==> flow/design.v <==
`timescale 1ns/1ps
module fir(
	input			clk_100k,
	input			rst_n,
	input 	signed [8:0]	samp_in,
	output 	signed [8:0]	fir_out	
);
wire	signed [15:0]	b[0:20];
reg	signed [8:0]	samp[0:20]; 
wire signed [24:0]	mult[0:20];
wire signed [33:0]	sum;
assign b[0] = 16'h0312;
assign b[1] = 16'h03F8;
assign b[2] = 16'h0694;
assign b[3] = 16'h0AAD;
assign b[4] = 16'h0FE6;
assign b[5] = 16'h15BC;
assign b[6] = 16'h1B9F;
assign b[7] = 16'h20F9;
assign b[8] = 16'h2539;
assign b[9] = 16'h27F6;
assign b[10] = 16'h28E9;
assign b[11] = 16'h27F6;
assign b[12] = 16'h2539;
assign b[13] = 16'h20F9;
assign b[14] = 16'h1B9F;
assign b[15] = 16'h15BC;
assign b[16] = 16'h0FE6;
assign b[17] = 16'h0AAD;
assign b[18] = 16'h0694;
assign b[19] = 16'h03F8;
assign b[20] = 16'h0312;
integer i;
always @(posedge clk_100k or negedge rst_n) begin
	if(!rst_n) begin
		for(i=20;i>=0;i=i-1)begin
			samp[i] <= 0;
		end
	end
	else begin  
		for(i=20;i>0;i=i-1)begin
			samp[i] <= samp[i-1];
		end
		samp[0] <= samp_in;
	end
end
genvar j;
for(j=0;j<=20;j=j+1)begin
	assign mult[j] = $signed(samp[j])*$signed(b[j]);
end
assign sum = mult[0]+mult[1]+mult[2]+mult[3]+mult[4]+mult[5]+mult[6]+mult[7]+mult[8]+mult[9]+mult[10]+mult[11]+mult[12]+mult[13]+mult[14]+mult[15]+mult[16]+mult[17]+mult[18]+mult[19]+mult[20];
assign fir_out = sum[24:16];
endmodule
Step by step through the tools: fir. The steps from the RTL of fir to its reports follow in flow order. Line numbers count from 1 in the design file above. Operators carry their Yosys type and port widths (W data, S select, Z words). Library cell names are shortened. A cell with -- has no value.

Top: fir. Clock input: clk_100k. Library: sky130hd. Library corner: tt_025C_1v80.

Elaborated design. Counts by Yosys on the flattened word-level netlist (proc, flatten, opt, wreduce). Print and check cells are left out. Cells with the same type and inputs are merged into one.

The entry for $add $sub $neg reads 20. The figure for $mul is 21.

Operator list (count): $mul A9 B15 Y24 const B (5); $mul A9 B14 Y23 const B (4); $mul A9 B12 Y21 const B (4); $mul A9 B10 Y19 const B (4); $mul A9 B13 Y22 const B (2); $mul A9 B8 Y17 const B (2); $add A25 B24 Y25 (7); $add A25 B23 Y25 (3); $add A25 B22 Y25 (2); $add A24 B23 Y25 (1); $add A25 B20 Y25 (1); $add A25 B21 Y25 (1); $add A25 B25 Y25 (1); $add A23 B22 Y24 (1); $add A22 B22 Y23 (1); $add A21 B21 Y22 (1); $add A20 B20 Y21 (1).

The figure for flip-flop bits (word level) is 189. Under input bits stands 11. The entry for output and inout port bits reads 9. For word-level cells the number is 62.

Depth. Longest topological path by Yosys (ltp), each cell counted once; first at word level (registers and memories cut), then after technology mapping (sequential cells cut; the memories' decode and read muxes count).

Under depth after elaboration stands 21. The entry for ABC_AREA reads 0. For gate-level depth with buffers the number is 43. For gate-level depth less buffers the number is 43.

Mapped cells and area. The flow's flattened synthesis, as Yosys stat reports it; memories are mapped. The netlist is that of the ABC_AREA named above (0 if unset); the other value can give another one.

Under cells in the netlist stands 4978. Under cell area after synthesis stands 0.0536302 mm^2. Under area of sequential cells stands 0.0047295 mm^2. For flip-flop cells the number is 189. The figure for buffer cells is 6.

Cell types: fa_1 (count 1108, total area 2.22E+04 um^2); ha_1 (count 1175, total area 14701.6 um^2); inv_1 (count 1579, total area 5.93E+03 um^2); dfrtp_1 (count 189, total area 4.73E+03 um^2); xnor2_1 (count 118, total area 1.03E+03 um^2); xor2_1 (count 87, total area 761.981 um^2); a21oi_1 (count 127, total area 635.61 um^2); a21o_1 (count 58, total area 435.418 um^2); nor2_1 (count 85, total area 319.056 um^2); o21ai_0 (count 54, total area 270.259 um^2); o21a_1 (count 30, total area 225.216 um^2); nand2_1 (count 58, total area 217.709 um^2); or2_2 (count 27, total area 168.912 um^2); a211oi_1 (count 18, total area 135.13 um^2); o21bai_1 (count 18, total area 135.13 um^2); nand2b_1 (count 21, total area 131.376 um^2); nand3_1 (count 26, total area 130.125 um^2); nor2b_1 (count 20, total area 125.12 um^2).

Other cell types: 53; their cells: 180.

Worst setup path after synthesis. Source: OpenSTA report_checks on the synthesized netlist (no wires, ideal clock, input and output delay 20% of the period each), path of least setup slack; recovery checks are left aside. Register names are those of the netlist, which keeps one name where synthesis merged equal registers.

Path type: reg-to-output. Start: register samp[9][0]. End: output fir_out[8]. Under period stands 16000 ps. Under output delay stands 3200 ps. The figure for time at the first pin is 0 ps. Arrival: 11532 ps. Under required time stands 12800 ps. Slack: 1268 ps. Under path delay stands 11532 ps. The figure for driving pins on the path is 42. The entry for buffers on the path reads 0. Under synthesis period reached stands 14732 ps.

"path delay" is the arrival time less input delay plus setup time. A path that ends at an output port has no setup time. "driving pins on the path" counts driving pins, that of a launching flip-flop among them; a cell with two outputs on the path counts twice. "synthesis period reached" is the clock period less the worst setup slack; recovery checks do not enter. This is arithmetic on one report: input and output delays are still those of the set period (20% each). The rows between start and end are the longest chain of elaborated cells between them; the timing report does not say that the signal goes this way. Where chains are equally long, one stands for them. Each line given opens the expression or statement behind the cell; cells for indexed reads and writes are added by Yosys, which also makes memories of some case tables.

Cells stage by stage: dfrtp_1 -> fa_1 -> fa_1 -> ha_1 -> inv_1 -> fa_1 -> inv_1 -> ha_1 -> ha_1 -> fa_1 -> a21o_1 -> a21oi_1 -> o21bai_1 -> a31o_2 -> a21oi_1 -> nor4bb_1 -> a211oi_1 -> fa_1 -> [... 6 more ...] -> fa_1 -> inv_1 -> fa_1 -> fa_1 -> inv_1 -> fa_1 -> inv_1 -> fa_1 -> inv_1 -> fa_1 -> ha_1 -> ha_1 -> a21o_1 -> a21o_1 -> a211o_1 -> a41oi_1 -> o21ai_1 -> xnor2_1. Under cells in the longest elaborated chain stands 13. Under elaborated cells on any way between the ends stands 13. Under RTL lines with such cells stands 2. Classes of those cells: add/sub: 12; mul: 1.

Ends and longest elaborated chain, post-synthesis: start, declared (line 9) `reg signed [8:0] samp[0:20];`; start, assigned (line 37) `samp[i] <= 0;`; start, assigned (line 42) `samp[i] <= samp[i-1];`; $mul A9 B14 Y23 (line 49) `assign mult[j] = $signed(samp[j])*$signed(b[j]);`; $add A25 B24 Y25 x5 (line 51) `assign sum = mult[0]+mult[1]+mult[2]+mult[3]+mult[4]+mult[5]+mult[6]+mult[7]+mult[8]+mult[9]+mult[10]+mult[11] ...`; $add A25 B23 Y25 x2 (line 51); $add A25 B22 Y25 x2 (line 51); $add A25 B21 Y25 (line 51); $add A25 B20 Y25 (line 51); $add A25 B25 Y25 (line 51); end, declared (line 6) `output signed [8:0] fir_out`.

Path in the finished layout. From the final timing report of entry B: the path of least setup slack in the routed layout; clock arrival at registers is part of the times. The report prints the path's times to 10 ps; the period is as set.

Path type: reg-to-output. Start: register samp[11][1]. End: output fir_out[8]. Under period stands 11200 ps. Under output delay stands 2240 ps. The figure for time at the first pin is 570 ps. Arrival: 12860 ps. Under required time stands 8960 ps. Slack: -3900 ps. The figure for driving pins on the path is 38. The entry for buffers on the path reads 3.

The rows between start and end are the longest chain of elaborated cells between them; the timing report does not say that the signal goes this way. Where chains are equally long, one stands for them.

Cells stage by stage: dfrtp_2 -> fa_2 -> fa_1 -> inv_1 -> fa_1 -> inv_1 -> fa_2 -> ha_4 -> ha_4 -> a21o_4 -> a2111oi_4 -> o21ai_2 -> buf_4 -> a21oi_2 -> o21ai_1 -> xnor2_2 -> fa_2 -> inv_1 -> [... 2 more ...] -> fa_1 -> fa_1 -> inv_1 -> fa_1 -> fa_2 -> fa_1 -> fa_1 -> inv_1 -> fa_1 -> ha_4 -> ha_4 -> and3_2 -> a211o_1 -> a41oi_4 -> buf_12 -> o21ai_4 -> xnor2_4 -> buf_2. Under cells in the longest elaborated chain stands 11. Under elaborated cells on any way between the ends stands 11. Under RTL lines with such cells stands 2. Classes of those cells: add/sub: 10; mul: 1.

Ends and longest elaborated chain, post-layout: start, declared (line 9) `reg signed [8:0] samp[0:20];`; start, assigned (line 37) `samp[i] <= 0;`; start, assigned (line 42) `samp[i] <= samp[i-1];`; $mul A9 B14 Y23 (line 49) `assign mult[j] = $signed(samp[j])*$signed(b[j]);`; $add A25 B24 Y25 x3 (line 51) `assign sum = mult[0]+mult[1]+mult[2]+mult[3]+mult[4]+mult[5]+mult[6]+mult[7]+mult[8]+mult[9]+mult[10]+mult[11] ...`; $add A25 B23 Y25 x2 (line 51); $add A25 B22 Y25 x2 (line 51); $add A25 B21 Y25 (line 51); $add A25 B20 Y25 (line 51); $add A25 B25 Y25 (line 51); end, declared (line 6) `output signed [8:0] fir_out`.

Ticket comment

fir through Yosys and OpenROAD on sky130hd: 2 stored runs, unordered, with their settings and measured results. The constraints put input and output delay at 20% of the set period each and load the outputs with 0.01 pF. "worst setup path time" means the part of the period allowed to the worst setup path (the constraints hold back 20% at inputs and 20% at outputs) less its slack; where the path has registers, the arrival times of their clocks count too. "worst setup path time" is known to 10 ps.

Entry A has these settings: CELL_PAD_IN_SITES_DETAIL_PLACEMENT 2; CELL_PAD_IN_SITES_GLOBAL_PLACEMENT 2; CORE_ASPECT_RATIO 0.6; CORE_MARGIN 8; CORE_UTILIZATION 72; CTS_CLUSTER_DIAMETER 52; GPL_ROUTABILITY_DRIVEN 1; MIN_ROUTING_LAYER met2; PLACE_DENSITY_LB_ADDON 0.21; SLEW_MARGIN 20; TNS_END_PERCENT 90; period_ns 19.7; CAP_MARGIN 20. Outcome: stopped before the end: placement reported FLW-0024.

Entry B has these settings: CAP_MARGIN 0; CELL_PAD_IN_SITES_DETAIL_PLACEMENT 1; CELL_PAD_IN_SITES_GLOBAL_PLACEMENT 2; CORE_ASPECT_RATIO 0.6; CORE_MARGIN 8; CORE_UTILIZATION 59; CTS_CLUSTER_DIAMETER 52; CTS_CLUSTER_SIZE 87; GPL_ROUTABILITY_DRIVEN 0; GPL_TIMING_DRIVEN 0; MAX_ROUTING_LAYER met4; MIN_ROUTING_LAYER met1; PLACE_DENSITY_LB_ADDON 0.21; SETUP_SLACK_MARGIN 2.08; SLEW_MARGIN 20; TNS_END_PERCENT 35; period_ns 11.2. The measured synthesis area is 0.0536302 mm^2. The die size reads 0.101118 mm^2. The final design utilization is 64.9%. The setup slack of the worst path is -3895 ps. The smallest hold slack comes to 472 ps. The worst setup path time is 12860 ps. Critical path type: reg-to-output.
